==> flow/design.v <==
module floating_Mult(
    input               clk, 
    input               rst,
    input       [31:0]  OperandA,
    input       [31:0]  OperandB,
    input               in_valid,
    output              zero_exponent,  
    output              Exception,  
    output              NaN,  
    output reg          out_valid,
    output reg  [31:0]  out
);
    reg sign_out;
    reg normalize;  
    reg [7:0] Exponent_out;
    reg [22:0] Mantissa_out;
    reg [23:0] OperandA_reg, OperandB_reg;  
    reg [47:0] Mantissa_product;
    localparam BIAS = 127;
    always @(*) begin
        out = 32'b0;
        out_valid = 1'b0;
        sign_out = 1'b0;
        normalize = 1'b0;
        Exponent_out = 8'b0;
        Mantissa_out = 23'b0;
        OperandA_reg = 24'b0;
        OperandB_reg = 24'b0;
        Mantissa_product = 48'b0;
        if(~rst) begin
            out = 32'b0;
            out_valid = 1'b0;
        end
        else if(in_valid) begin 
            sign_out = OperandA[31] ^ OperandB[31];
       		OperandA_reg = (|OperandA[30:23]) ? {1'b1, OperandA[22:0]} : {1'b0, OperandA[22:0]};
            OperandB_reg = (|OperandB[30:23]) ? {1'b1, OperandB[22:0]} : {1'b0, OperandB[22:0]};
            Mantissa_product = OperandA_reg * OperandB_reg;
            normalize = Mantissa_product[47];  
            if(~normalize && ~zero_exponent) begin
      			Mantissa_product = Mantissa_product << 1 ;
      			Mantissa_out = Mantissa_product[46:24] + Mantissa_product[23] ;  
      			normalize = Mantissa_product[47];
      			Exponent_out = (OperandA[30:23] + OperandB[30:23] - BIAS);
    		end
  			else begin
  				Mantissa_out = Mantissa_product [46:24];  
  				Exponent_out = (OperandA[30:23] + OperandB[30:23] - BIAS) + normalize;
  			end
            if (zero_exponent) begin
                out = 32'b0;
                out_valid = 1'b1;
            end
            else if(NaN) begin
                out = {sign_out,8'b1111_1111, 23'b111_1111_1111_1111_1111_1111};
                out_valid = 1'b1;
            end
            else if(Exception) begin
                out = {sign_out,8'b1111_1111,23'b0};
                out_valid = 1'b1;
            end
            else if (normalize) begin
                out = {sign_out, Exponent_out, Mantissa_out};
                out_valid = 1'b1;
            end
        end
        else begin  
            out = 32'b0;
            out_valid = 1'b0;
        end
    end
    assign Exception = ( ( (&OperandA[30:23]) && (OperandA[22:0] == 0) )   || ( (&OperandB[30:23]) && (OperandB[22:0] == 0) ) ) ? 1'b1 : 1'b0;
    assign zero_exponent = ((OperandA[30:23] == 0) | (OperandB[30:23] == 0)) ? 1'b1 : 1'b0;
    assign NaN =( ( (OperandA[30:23] == 8'b1111_1111) && (OperandA [22:0] != 23'b0) ) || ( (OperandB[30:23] == 8'b1111_1111) && (OperandB [22:0] != 23'b0) ) ) ? 1 : 0; 
endmodule
module Adder(
    input               clk,
    input               rst,
    input       [31:0]  OperandA,
    input       [31:0]  OperandB,
    input               in_valid,
    output              Exception,  
    output              zero_exponent,
    output              NaN,
    output reg out_valid,
output reg [31:0] out
    );
reg signA;
reg [23:0] mantissaA;
reg [7:0] expA;
reg signB;
reg [23:0] mantissaB;
reg [7:0] expB, expB_new;
reg [24:0] mantissa_sum;
reg [23:0] mantissaB_shift;
reg sign_out;
reg [7:0] exp_out;
reg [22:0] mantissa_out;
reg [8:0] Diff_exponent;  
integer norm_i;
always @(*) begin
    out = 32'b0;
    out_valid = 1'b0;
    expB_new = 8'b0;
    mantissa_sum = 25'b0;
    mantissaB_shift = 24'b0;
    sign_out = 1'b0;
    exp_out = 8'b0;
    mantissa_out = 23'b0;
    Diff_exponent = 9'b0;
    signA = OperandA [31];
    expA = OperandA [30:23];
    mantissaA = (|OperandA[30:23]) ? {1'b1, OperandA[22:0]} : {1'b0, OperandA[22:0]};
    signB = OperandB [31];
    expB = OperandB [30:23];
    mantissaB = (|OperandB[30:23]) ? {1'b1, OperandB[22:0]} : {1'b0, OperandB[22:0]};
    if (~rst) begin
        out = 32'b0;
        out_valid = 1'b0;
    end
    else if(in_valid) begin
       if (expA < expB) begin
            {signA, expA, mantissaA, signB, expB, mantissaB} = {signB, expB, mantissaB, signA, expA, mantissaA};
        end
        Diff_exponent = expA - expB ;
        expB_new = expB + Diff_exponent ;
        mantissaB_shift = (Diff_exponent > 0) ? mantissaB >> Diff_exponent : mantissaB ;
        exp_out = expA;
        if(signA == signB) begin
            mantissa_sum = mantissaA + mantissaB_shift;
            sign_out = signA;
        end
        else begin
        if(mantissaA >= mantissaB_shift) begin
            mantissa_sum = mantissaA - mantissaB_shift;
            sign_out = signA;
        end
        else begin
            mantissa_sum = mantissaB_shift - mantissaA;
            sign_out = signB ;
        end
        end
        if(mantissa_sum[24]) begin
            mantissa_sum = mantissa_sum >> 1;  
            exp_out = exp_out + 1 ;
        end 
        for (norm_i = 0; norm_i < 24; norm_i = norm_i + 1)
            if (~ mantissa_sum[23] & (|mantissa_sum) )
            begin
            mantissa_sum = mantissa_sum << 1;
            exp_out = exp_out - 1;
            end
        mantissa_out = mantissa_sum[22:0];
         if(NaN) begin
            out = {sign_out,8'b1111_1111, 23'b111_1111_1111_1111_1111_1111};
            out_valid = 1'b1;
        end
        else if(Exception) begin
            out = {sign_out,8'b1111_1111,23'b0};
            out_valid = 1'b1;
        end
        else begin
            out = {sign_out, exp_out, mantissa_out};
            out_valid = 1'b1;
        end
    end
    else begin
        out_valid = 1'b0;
    end
end
assign NaN =( ( (OperandA[30:23] == 8'b1111_1111) && (OperandA [22:0] != 23'b0) ) || ( (OperandB[30:23] == 8'b1111_1111) && (OperandB [22:0] != 23'b0) ) ) ? 1 : 0;
assign Exception = ( ( (&OperandA[30:23]) && (OperandA[22:0] == 0) )   || ( (&OperandB[30:23]) && (OperandB[22:0] == 0) ) ) ? 1'b1 : 1'b0;
endmodule 
module Accumulator(
    input               clk, 
    input               rst,
    input    [31:0]     IN1,
    input               in_valid,
    input [7:0]         kernel_size,
    output reg [31:0]   Accumulator,
    output reg              output_valid
    );
wire [31:0] out;
wire [15:0] counter_tmp;
reg  [15:0] counter ;
assign counter_tmp = kernel_size*kernel_size;
always @(posedge clk or negedge rst) begin
    if(~rst) begin
        Accumulator <= 0;
        output_valid <= 0;
        counter <= 0;
    end
    else if (in_valid) begin
      counter <= counter + 1 ;
        if (counter == counter_tmp-1)
          begin
            counter <= 0;
            output_valid <= 1;
            Accumulator <= (counter == 0) ? IN1 : out;  
          end
        else if (counter == 0)begin
          Accumulator <= IN1;  
          output_valid <= 0;
        end
       else
         begin
        Accumulator <= out;
        output_valid <= 0;
         end
    end
    else begin
      Accumulator <= Accumulator;  
      output_valid <= 0;
      end
end
        Adder add_inst(
            .clk(clk),
            .rst(rst),
            .OperandA(IN1),
            .OperandB(Accumulator),
            .in_valid(in_valid),
            .Exception(),
            .zero_exponent(),
            .NaN(),
            .out_valid(),
            .out(out)
        );
endmodule 
module conv_mac (
    input         clk,
    input         rst,           
    input         in_valid,
    input  [31:0] OperandA,      
    input  [31:0] OperandB,      
    input  [7:0]  kernel_size,
    output        out_valid,
    output [31:0] result
);
wire        acc_en;
wire [31:0] mult_result;
floating_Mult multiplier(
    .clk(clk),
    .rst(rst),
    .OperandA(OperandA),
    .OperandB(OperandB),
    .in_valid(in_valid),
    .zero_exponent(),
    .Exception(),
    .NaN(),
    .out_valid(acc_en),
    .out(mult_result)
);
Accumulator accumulator(
    .clk(clk),
    .rst(rst),
    .IN1(mult_result),
    .in_valid(acc_en),
    .Accumulator(result),
    .output_valid(out_valid),
    .kernel_size(kernel_size)
);
endmodule
Hand-over note for conv_mac

Step by step through the tools: conv_mac
Module conv_mac before and after one edit of its RTL, step after step.
Lines under "orig" count in the file above, lines under "edited" in the edited file.
"change" is "edited" less "orig", of the values as shown.
Operators: Yosys type, input widths -> output width; for muxes data width and select width s.
Cell names lack the library's common part.
{"block": "design", "design": "conv_mac", "clock_port": "clk", "cell_library": "sky130hd", "corner": "tt_025C_1v80"}

The edit
The edit as a unified diff against the file above.
This change comes from a script, not from a designer. The edited design behaves differently; no optimisation was intended.
begin of diff
@@ -46,5 +46,5 @@
   			else begin
   				Mantissa_out = Mantissa_product [46:24];  
-  				Exponent_out = (OperandA[30:23] + OperandB[30:23] - BIAS) + normalize;
+  				Exponent_out = (OperandA[30:23] + OperandB[30:23] - BIAS) | normalize;
   			end
             if (zero_exponent) begin
end of diff

Elaborated design
Yosys after proc, flatten, opt, wreduce and memory -nomap, before mapping. Memory bits, and registers merged into a memory's read port (data or address), are not among the register bits. Print and check cells are not counted. Equal cells are merged and count once.
{"block": "classes", "element": "add_sub_neg", "orig": 35, "edited": 34, "change": -1}
{"block": "classes", "element": "n_mul", "orig": 2, "edited": 2, "change": 0}
{"block": "classes", "element": "div_mod_pow", "orig": 0, "edited": 0, "change": 0}
{"block": "classes", "element": "n_cmp", "orig": 3, "edited": 3, "change": 0}
{"block": "classes", "element": "equal", "orig": 6, "edited": 6, "change": 0}
{"block": "classes", "element": "shifts", "orig": 1, "edited": 1, "change": 0}
{"block": "classes", "element": "muxes", "orig": 204, "edited": 204, "change": 0}
{"block": "classes", "element": "logic", "orig": 52, "edited": 53, "change": 1}
{"block": "classes", "element": "reduce_logical", "orig": 56, "edited": 56, "change": 0}
{"block": "ops", "cell": "$add 8x1->8", "orig": 1, "edited": 0, "change": -1}
{"block": "ops", "cell": "$or 8x1->8", "orig": 0, "edited": 1, "change": 1}
Operator kinds equal on both sides are left out: 40.
{"block": "bits", "element": "reg_bits", "orig": 49, "edited": 49, "change": 0}
{"block": "bits", "element": "latch_bits", "orig": 0, "edited": 0, "change": 0}
{"block": "bits", "element": "ramBits", "orig": 0, "edited": 0, "change": 0}
{"block": "bits", "element": "mem_bits_ro", "orig": 0, "edited": 0, "change": 0}
{"block": "bits", "element": "clocked_rd_ports_x_width", "orig": 0, "edited": 0, "change": 0}
{"block": "bits", "element": "mem_count", "orig": 0, "edited": 0, "change": 0}
{"block": "bits", "element": "input_bits", "orig": 75, "edited": 75, "change": 0}
{"block": "bits", "element": "out_inout_bits", "orig": 33, "edited": 33, "change": 0}
{"block": "bits", "element": "wordCells", "orig": 362, "edited": 362, "change": 0}

Depth
Depth = most cells in a row (Yosys ltp): at word level without a register or memory, in the mapped netlist without a sequential cell, where the memories' decode and read muxes count.
{"block": "logic_depth", "element": "ltp_word", "orig": 151, "edited": 151, "change": 0}
{"block": "logic_depth", "element": "ABC_AREA", "orig": "0", "edited": "0"}
{"block": "logic_depth", "element": "depth_mapped", "orig": 155, "edited": 149, "change": -6}
{"block": "logic_depth", "element": "depth_no_buf", "orig": 143, "edited": 140, "change": -3}

Synthesis result
Yosys stat after the flow's synthesis: flattened, memories mapped to cells. It holds for the ABC_AREA given above (unset counts as 0); a run with the other value may have another netlist.
{"block": "synth_totals", "element": "cells", "orig": 5809, "edited": 5684, "change": -125}
{"block": "synth_totals", "element": "mapped_area_mm2", "orig": 0.0426497, "edited": 0.0417851, "change": -0.0008646}
{"block": "synth_totals", "element": "seq_area_mm2", "orig": 0.0012262, "edited": 0.0012262, "change": 0.0000000}
{"block": "synth_totals", "element": "ffs", "orig": 49, "edited": 49, "change": 0}
{"block": "synth_totals", "element": "buffers", "orig": 318, "edited": 300, "change": -18}
{"block": "types", "type": "nor2_1", "orig": 414, "edited": 483, "change": 69}
{"block": "types", "type": "mux4_2", "orig": 2, "edited": 30, "change": 28}
{"block": "types", "type": "mux2i_1", "orig": 118, "edited": 96, "change": -22}
{"block": "types", "type": "buf_2", "orig": 42, "edited": 20, "change": -22}
{"block": "types", "type": "nand2b_1", "orig": 51, "edited": 33, "change": -18}
{"block": "types", "type": "xnor2_1", "orig": 175, "edited": 158, "change": -17}
{"block": "types", "type": "nand2_1", "orig": 825, "edited": 839, "change": 14}
{"block": "types", "type": "mux2_2", "orig": 49, "edited": 35, "change": -14}
{"block": "types", "type": "nor2b_1", "orig": 44, "edited": 30, "change": -14}
{"block": "types", "type": "o21ai_0", "orig": 245, "edited": 232, "change": -13}
{"block": "types", "type": "or3_1", "orig": 41, "edited": 28, "change": -13}
{"block": "types", "type": "a31o_2", "orig": 18, "edited": 5, "change": -13}
{"block": "types", "type": "inv_1", "orig": 731, "edited": 719, "change": -12}
{"block": "types", "type": "a21oi_1", "orig": 319, "edited": 330, "change": 11}
{"block": "types", "type": "nor3_1", "orig": 120, "edited": 130, "change": 10}
{"block": "types", "type": "o21ai_1", "orig": 33, "edited": 24, "change": -9}
{"block": "types", "type": "o2111ai_1", "orig": 16, "edited": 7, "change": -9}
{"block": "types", "type": "a31oi_1", "orig": 52, "edited": 44, "change": -8}
Cell types equal on both sides are left out: 16.
The list need not be complete.
By module: a second synthesis without flattening, with its own total; a netlist apart from the flattened one above.
{"block": "hier_totals", "element": "hier_cells", "orig": 5507, "edited": 5648, "change": 141}
{"block": "hier_totals", "element": "area_unflattened_mm2", "orig": 0.0417651, "edited": 0.0425883, "change": 0.0008232}
Rows give one instance, submodules left out.
{"block": "by_module_orig", "module": "floating_Mult", "instances": 1, "n_cells": 2466, "mod_area_mm2": 0.0205772, "mod_seq_area_mm2": 0}
{"block": "by_module_orig", "module": "Adder", "instances": 1, "n_cells": 2529, "mod_area_mm2": 0.0165947, "mod_seq_area_mm2": 0}
{"block": "by_module_orig", "module": "Accumulator", "instances": 1, "n_cells": 512, "mod_area_mm2": 0.0045932, "mod_seq_area_mm2": 0.0012262}
{"block": "by_module_orig", "module": "conv_mac", "instances": 1, "n_cells": 0, "mod_area_mm2": 0, "mod_seq_area_mm2": 0}
{"block": "by_module_edited", "module": "floating_Mult", "instances": 1, "n_cells": 2462, "mod_area_mm2": 0.0206911, "mod_seq_area_mm2": 0}
{"block": "by_module_edited", "module": "Adder", "instances": 1, "n_cells": 2674, "mod_area_mm2": 0.0173041, "mod_seq_area_mm2": 0}
{"block": "by_module_edited", "module": "Accumulator", "instances": 1, "n_cells": 512, "mod_area_mm2": 0.0045932, "mod_seq_area_mm2": 0.0012262}
{"block": "by_module_edited", "module": "conv_mac", "instances": 1, "n_cells": 0, "mod_area_mm2": 0, "mod_seq_area_mm2": 0}

Worst setup path after synthesis
Path of least setup slack by OpenSTA after synthesis, without wires, with an ideal clock, recovery checks aside; 20% of the period is set as input and as output delay. Where synthesis merged equal registers, the netlist keeps one of their names.
{"block": "synth_timing", "element": "path_kind", "orig": "input port to flip-flop", "edited": "input port to flip-flop"}
{"block": "synth_timing", "element": "start", "orig": "input OperandB[3]", "edited": "input OperandB[3]"}
{"block": "synth_timing", "element": "end", "orig": "register accumulator.Accumulator[29]", "edited": "register accumulator.Accumulator[30]"}
{"block": "synth_timing", "element": "period_ns", "orig": 44.0, "edited": 44.0, "change": 0.0}
{"block": "synth_timing", "element": "in_delay_ns", "orig": 8.800, "edited": 8.800, "change": 0.000}
{"block": "synth_timing", "element": "setup_time_ns", "orig": 0.127, "edited": 0.137, "change": 0.010}
{"block": "synth_timing", "element": "t_first_pin_ns", "orig": 8.800, "edited": 8.800, "change": 0.000}
{"block": "synth_timing", "element": "arrival_time_ns", "orig": 36.318, "edited": 36.581, "change": 0.263}
{"block": "synth_timing", "element": "path_slack_ns", "orig": 7.555, "edited": 7.282, "change": -0.273}
{"block": "synth_timing", "element": "path_delay_ns", "orig": 27.645, "edited": 27.918, "change": 0.273}
{"block": "synth_timing", "element": "path_stages", "orig": 147, "edited": 137, "change": -10}
{"block": "synth_timing", "element": "period_less_setup_slack_ns", "orig": 36.445, "edited": 36.718, "change": 0.273}
"path_delay_ns" is the arrival time less input delay plus setup time.
"path_stages" counts driving pins, that of a launching flip-flop among them; a cell with two outputs on the path counts twice.
"period_less_setup_slack_ns" = period - worst setup slack (recovery checks aside). The figure is calculated, with input and output delays left at 20% of the set period.
Between the ends stands the longest chain of elaborated cells between them, by number of cells; it is not shown to be the way that was timed. Of several equally long chains one is given.
Each line given opens the expression or statement behind the cell; cells for indexed reads and writes are added by Yosys, which also makes memories of some case tables.
At most two assigning lines are given for a register; there are more.
{"block": "synth_via_orig", "path_cell_list": "clkbuf_1 clkbuf_1 nand2_1 fa_1 inv_1 fa_1 fa_1 inv_1 fa_1 inv_1 fa_1 inv_1 fa_1 inv_1 fa_1 ha_1 nand4_1 nor2_1 [111 not listed] ha_1 nand3_1 a21bo_2 ha_1 mux2_2 ha_1 mux2_2 ha_1 mux2_2 ha_1 mux2_2 ha_1 nand2_1 nor2_1 nand2_1 a2111oi_0 a211o_1 o21ai_1", "elab_chain_len": 150, "cone_cells": 321, "cone_classes": "31 x add/sub; 1 x mul; 3 x compare; 2 x eq/ne; 1 x shift; 195 x mux; 49 x logic; 39 x reduce/logical"}
{"block": "synth_rtl_orig", "element": "start: declaration", "line_no": 234, "text": "input  [31:0] OperandB,"}
{"block": "synth_rtl_orig", "element": "$mux 24", "line_no": 37, "text": "OperandB_reg = (|OperandB[30:23]) ? {1'b1, OperandB[22:0]} : {1'b0, OperandB[22:0]};"}
{"block": "synth_rtl_orig", "element": "$mul 24x24->48", "line_no": 38}
{"block": "synth_rtl_orig", "element": "$not 1->1", "line_no": 40, "text": "if(~normalize && ~zero_exponent) begin"}
{"block": "synth_rtl_orig", "element": "$logic_and 1x1->1", "line_no": 40}
{"block": "synth_rtl_orig", "element": "$mux 1", "line_no": 40}
{"block": "synth_rtl_orig", "element": "$mux 1", "line_no": 34, "text": "else if(in_valid) begin"}
{"block": "synth_rtl_orig", "element": "$mux 1", "line_no": 30, "text": "if(~rst) begin"}
{"block": "synth_rtl_orig", "element": "[136 not listed]"}
{"block": "synth_rtl_orig", "element": "$not 1->1", "line_no": 148, "text": "if (~ mantissa_sum[23] & (|mantissa_sum) )"}
{"block": "synth_rtl_orig", "element": "$and 1x1->1", "line_no": 148}
{"block": "synth_rtl_orig", "element": "$mux 8", "line_no": 148}
{"block": "synth_rtl_orig", "element": "$mux 31", "line_no": 158, "text": "else if(Exception) begin"}
{"block": "synth_rtl_orig", "element": "$mux 31", "line_no": 154, "text": "if(NaN) begin"}
{"block": "synth_rtl_orig", "element": "$mux 32", "line_no": 117, "text": "if (~rst) begin"}
{"block": "synth_rtl_orig", "element": "$mux 32", "line_no": 201, "text": "else if (counter == 0)begin"}
{"block": "synth_rtl_orig", "element": "end: assignment", "line_no": 199, "text": "Accumulator <= (counter == 0) ? IN1 : out;"}
{"block": "synth_rtl_orig", "element": "end: assignment", "line_no": 207, "text": "Accumulator <= out;"}
{"block": "synth_rtl_orig", "element": "end: declaration", "line_no": 180, "text": "output reg [31:0]   Accumulator,"}
{"block": "synth_via_edited", "path_cell_list": "clkbuf_1 clkbuf_1 nand2_1 fa_1 inv_1 fa_1 fa_1 inv_1 fa_1 inv_1 fa_1 inv_1 fa_1 inv_1 fa_1 ha_1 and3_1 or3b_1 [101 not listed] ha_1 mux2i_1 inv_1 ha_1 mux2_2 ha_1 mux2_2 ha_1 mux2_2 ha_1 nand4b_1 or3_1 or3_1 a211o_1 a211oi_2 xnor2_1 a21oi_1 a2bb2oi_1", "elab_chain_len": 150, "cone_cells": 321, "cone_classes": "30 x add/sub; 1 x mul; 3 x compare; 2 x eq/ne; 1 x shift; 195 x mux; 50 x logic; 39 x reduce/logical"}
{"block": "synth_rtl_edited", "element": "start: declaration", "line_no": 234, "text": "input  [31:0] OperandB,"}
{"block": "synth_rtl_edited", "element": "$mux 24", "line_no": 37, "text": "OperandB_reg = (|OperandB[30:23]) ? {1'b1, OperandB[22:0]} : {1'b0, OperandB[22:0]};"}
{"block": "synth_rtl_edited", "element": "$mul 24x24->48", "line_no": 38}
{"block": "synth_rtl_edited", "element": "$not 1->1", "line_no": 40, "text": "if(~normalize && ~zero_exponent) begin"}
{"block": "synth_rtl_edited", "element": "$logic_and 1x1->1", "line_no": 40}
{"block": "synth_rtl_edited", "element": "$mux 1", "line_no": 40}
{"block": "synth_rtl_edited", "element": "$mux 1", "line_no": 34, "text": "else if(in_valid) begin"}
{"block": "synth_rtl_edited", "element": "$mux 1", "line_no": 30, "text": "if(~rst) begin"}
{"block": "synth_rtl_edited", "element": "[136 not listed]"}
{"block": "synth_rtl_edited", "element": "$not 1->1", "line_no": 148, "text": "if (~ mantissa_sum[23] & (|mantissa_sum) )"}
{"block": "synth_rtl_edited", "element": "$and 1x1->1", "line_no": 148}
{"block": "synth_rtl_edited", "element": "$mux 8", "line_no": 148}
{"block": "synth_rtl_edited", "element": "$mux 31", "line_no": 158, "text": "else if(Exception) begin"}
{"block": "synth_rtl_edited", "element": "$mux 31", "line_no": 154, "text": "if(NaN) begin"}
{"block": "synth_rtl_edited", "element": "$mux 32", "line_no": 117, "text": "if (~rst) begin"}
{"block": "synth_rtl_edited", "element": "$mux 32", "line_no": 201, "text": "else if (counter == 0)begin"}
{"block": "synth_rtl_edited", "element": "end: assignment", "line_no": 199, "text": "Accumulator <= (counter == 0) ? IN1 : out;"}
{"block": "synth_rtl_edited", "element": "end: assignment", "line_no": 207, "text": "Accumulator <= out;"}
{"block": "synth_rtl_edited", "element": "end: declaration", "line_no": 180, "text": "output reg [31:0]   Accumulator,"}

Timing after layout
From the final timing report of each run of pair 1: the path of least setup slack in the routed layout; clock arrival at registers is part of the times.
{"block": "layout_timing", "element": "path_kind", "orig": "input port to flip-flop", "edited": "input port to flip-flop"}
{"block": "layout_timing", "element": "start", "orig": "input OperandA[6]", "edited": "input OperandB[19]"}
{"block": "layout_timing", "element": "end", "orig": "register accumulator.Accumulator[29]", "edited": "register accumulator.Accumulator[30]"}
{"block": "layout_timing", "element": "period_ns", "orig": 43.0, "edited": 43.0, "change": 0.0}
{"block": "layout_timing", "element": "in_delay_ns", "orig": 8.60, "edited": 8.60, "change": 0.00}
{"block": "layout_timing", "element": "setup_time_ns", "orig": 0.12, "edited": 0.14, "change": 0.02}
{"block": "layout_timing", "element": "t_first_pin_ns", "orig": 8.60, "edited": 8.60, "change": 0.00}
{"block": "layout_timing", "element": "arrival_time_ns", "orig": 41.04, "edited": 40.86, "change": -0.18}
{"block": "layout_timing", "element": "path_slack_ns", "orig": 2.17, "edited": 2.32, "change": 0.15}
{"block": "layout_timing", "element": "path_stages", "orig": 127, "edited": 126, "change": -1}
Between the ends stands the longest chain of elaborated cells between them, by number of cells; it is not shown to be the way that was timed. Of several equally long chains one is given.
At most two assigning lines are given for a register; there are more.
{"block": "layout_via_orig", "path_cell_list": "clkdlybuf4s50_1 buf_4 and2_1 fa_1 fa_1 fa_1 fa_1 fa_1 inv_1 fa_1 inv_1 fa_1 ha_1 a21oi_1 o21ai_0 a21oi_1 o211ai_1 a311oi_1 [91 not listed] ha_1 nand3_1 a21bo_2 ha_1 mux2_2 ha_1 mux2_2 ha_1 mux2_2 ha_1 mux2_2 ha_1 nand2_1 nor2_1 nand2_1 a2111oi_0 a211o_1 o21ai_1", "elab_chain_len": 150, "cone_cells": 321, "cone_classes": "31 x add/sub; 1 x mul; 3 x compare; 2 x eq/ne; 1 x shift; 195 x mux; 49 x logic; 39 x reduce/logical"}
{"block": "layout_rtl_orig", "element": "start: declaration", "line_no": 233, "text": "input  [31:0] OperandA,"}
{"block": "layout_rtl_orig", "element": "$mux 24", "line_no": 36, "text": "OperandA_reg = (|OperandA[30:23]) ? {1'b1, OperandA[22:0]} : {1'b0, OperandA[22:0]};"}
{"block": "layout_rtl_orig", "element": "$mul 24x24->48", "line_no": 38}
{"block": "layout_rtl_orig", "element": "$not 1->1", "line_no": 40, "text": "if(~normalize && ~zero_exponent) begin"}
{"block": "layout_rtl_orig", "element": "$logic_and 1x1->1", "line_no": 40}
{"block": "layout_rtl_orig", "element": "$mux 1", "line_no": 40}
{"block": "layout_rtl_orig", "element": "$mux 1", "line_no": 34, "text": "else if(in_valid) begin"}
{"block": "layout_rtl_orig", "element": "$mux 1", "line_no": 30, "text": "if(~rst) begin"}
{"block": "layout_rtl_orig", "element": "[136 not listed]"}
{"block": "layout_rtl_orig", "element": "$not 1->1", "line_no": 148, "text": "if (~ mantissa_sum[23] & (|mantissa_sum) )"}
{"block": "layout_rtl_orig", "element": "$and 1x1->1", "line_no": 148}
{"block": "layout_rtl_orig", "element": "$mux 8", "line_no": 148}
{"block": "layout_rtl_orig", "element": "$mux 31", "line_no": 158, "text": "else if(Exception) begin"}
{"block": "layout_rtl_orig", "element": "$mux 31", "line_no": 154, "text": "if(NaN) begin"}
{"block": "layout_rtl_orig", "element": "$mux 32", "line_no": 117, "text": "if (~rst) begin"}
{"block": "layout_rtl_orig", "element": "$mux 32", "line_no": 201, "text": "else if (counter == 0)begin"}
{"block": "layout_rtl_orig", "element": "end: assignment", "line_no": 199, "text": "Accumulator <= (counter == 0) ? IN1 : out;"}
{"block": "layout_rtl_orig", "element": "end: assignment", "line_no": 207, "text": "Accumulator <= out;"}
{"block": "layout_rtl_orig", "element": "end: declaration", "line_no": 180, "text": "output reg [31:0]   Accumulator,"}
{"block": "layout_via_edited", "path_cell_list": "clkdlybuf4s50_1 and2_1 fa_1 inv_1 fa_1 inv_1 fa_1 inv_1 fa_1 fa_1 inv_1 fa_1 ha_1 ha_1 nand4_1 nor4_1 a2111oi_1 o41ai_2 [90 not listed] ha_1 mux2i_1 inv_1 ha_1 mux2_2 ha_1 mux2_2 ha_1 mux2_2 ha_1 nand4b_1 or3_1 or3_1 a211o_1 a211oi_2 xnor2_1 a21oi_1 a2bb2oi_1", "elab_chain_len": 150, "cone_cells": 321, "cone_classes": "30 x add/sub; 1 x mul; 3 x compare; 2 x eq/ne; 1 x shift; 195 x mux; 50 x logic; 39 x reduce/logical"}
{"block": "layout_rtl_edited", "element": "start: declaration", "line_no": 234, "text": "input  [31:0] OperandB,"}
{"block": "layout_rtl_edited", "element": "$mux 24", "line_no": 37, "text": "OperandB_reg = (|OperandB[30:23]) ? {1'b1, OperandB[22:0]} : {1'b0, OperandB[22:0]};"}
{"block": "layout_rtl_edited", "element": "$mul 24x24->48", "line_no": 38}
{"block": "layout_rtl_edited", "element": "$not 1->1", "line_no": 40, "text": "if(~normalize && ~zero_exponent) begin"}
{"block": "layout_rtl_edited", "element": "$logic_and 1x1->1", "line_no": 40}
{"block": "layout_rtl_edited", "element": "$mux 1", "line_no": 40}
{"block": "layout_rtl_edited", "element": "$mux 1", "line_no": 34, "text": "else if(in_valid) begin"}
{"block": "layout_rtl_edited", "element": "$mux 1", "line_no": 30, "text": "if(~rst) begin"}
{"block": "layout_rtl_edited", "element": "[136 not listed]"}
{"block": "layout_rtl_edited", "element": "$not 1->1", "line_no": 148, "text": "if (~ mantissa_sum[23] & (|mantissa_sum) )"}
{"block": "layout_rtl_edited", "element": "$and 1x1->1", "line_no": 148}
{"block": "layout_rtl_edited", "element": "$mux 8", "line_no": 148}
{"block": "layout_rtl_edited", "element": "$mux 31", "line_no": 158, "text": "else if(Exception) begin"}
{"block": "layout_rtl_edited", "element": "$mux 31", "line_no": 154, "text": "if(NaN) begin"}
{"block": "layout_rtl_edited", "element": "$mux 32", "line_no": 117, "text": "if (~rst) begin"}
{"block": "layout_rtl_edited", "element": "$mux 32", "line_no": 201, "text": "else if (counter == 0)begin"}
{"block": "layout_rtl_edited", "element": "end: assignment", "line_no": 199, "text": "Accumulator <= (counter == 0) ? IN1 : out;"}
{"block": "layout_rtl_edited", "element": "end: assignment", "line_no": 207, "text": "Accumulator <= out;"}
{"block": "layout_rtl_edited", "element": "end: declaration", "line_no": 180, "text": "output reg [31:0]   Accumulator,"}

Layout results
Runs of the flow (Yosys, OpenROAD) on both versions; the two runs of a pair have the same settings. The constraints put input and output delay at 20% of the set period each and load the outputs with 0.01 pF.
{"block": "settings_pair_1", "CORE_UTILIZATION": 40, "period_ns": 43.0, "CAP_MARGIN": 20, "CORE_MARGIN": 2, "SLEW_MARGIN": 20}
{"block": "results_pair_1", "element": "yosys.chip_area_mm2", "orig": 0.0426497, "edited": 0.0417851, "change": -0.0008646}
{"block": "results_pair_1", "element": "dieArea_mm2", "orig": 0.109253, "edited": 0.107063, "change": -0.002190}
{"block": "results_pair_1", "element": "final_stdcell_area_mm2", "orig": 0.0457076, "edited": 0.0444339, "change": -0.0012737}
{"block": "results_pair_1", "element": "post_route_util_pct", "orig": 43.3, "edited": 42.9, "change": -0.4}
{"block": "results_pair_1", "element": "setup_ws_ns", "orig": 2.169, "edited": 2.319, "change": 0.150}
{"block": "results_pair_1", "element": "timing.setup.tns_ns", "orig": 0.000, "edited": 0.000, "change": 0.000}
{"block": "results_pair_1", "element": "fin_hold_ws_ns", "orig": 0.584, "edited": 0.606, "change": 0.022}
{"block": "results_pair_1", "element": "period_reached_ns", "orig": 40.831, "edited": 40.681, "change": -0.150}
{"block": "settings_pair_2", "ABC_AREA": 1, "CAP_MARGIN": 15, "CELL_PAD_IN_SITES_DETAIL_PLACEMENT": 1, "CELL_PAD_IN_SITES_GLOBAL_PLACEMENT": 2, "CORE_UTILIZATION": 21, "CTS_CLUSTER_DIAMETER": 196, "MAX_ROUTING_LAYER": "met4", "MIN_ROUTING_LAYER": "met1", "PLACE_DENSITY_LB_ADDON": 0.24, "period_ns": 74.6, "CORE_MARGIN": 2, "SLEW_MARGIN": 20}
{"block": "results_pair_2", "element": "yosys.chip_area_mm2", "orig": 0.0442312, "edited": 0.0444902, "change": 0.0002590}
{"block": "results_pair_2", "element": "dieArea_mm2", "orig": 0.214313, "edited": 0.215556, "change": 0.001243}
{"block": "results_pair_2", "element": "final_stdcell_area_mm2", "orig": 0.0480711, "edited": 0.0479698, "change": -0.0001013}
{"block": "results_pair_2", "element": "post_route_util_pct", "orig": 22.9, "edited": 22.8, "change": -0.1}
{"block": "results_pair_2", "element": "setup_ws_ns", "orig": 20.455, "edited": 20.658, "change": 0.203}
{"block": "results_pair_2", "element": "timing.setup.tns_ns", "orig": 0.000, "edited": 0.000, "change": 0.000}
{"block": "results_pair_2", "element": "fin_hold_ws_ns", "orig": 0.620, "edited": 0.572, "change": -0.048}
{"block": "results_pair_2", "element": "period_reached_ns", "orig": 54.145, "edited": 53.942, "change": -0.203}
"period_reached_ns": clock period set for the run, less the worst setup slack. It is reckoned from that one timing run; input and output delays stay at 20% of the period that was set.

End of note.
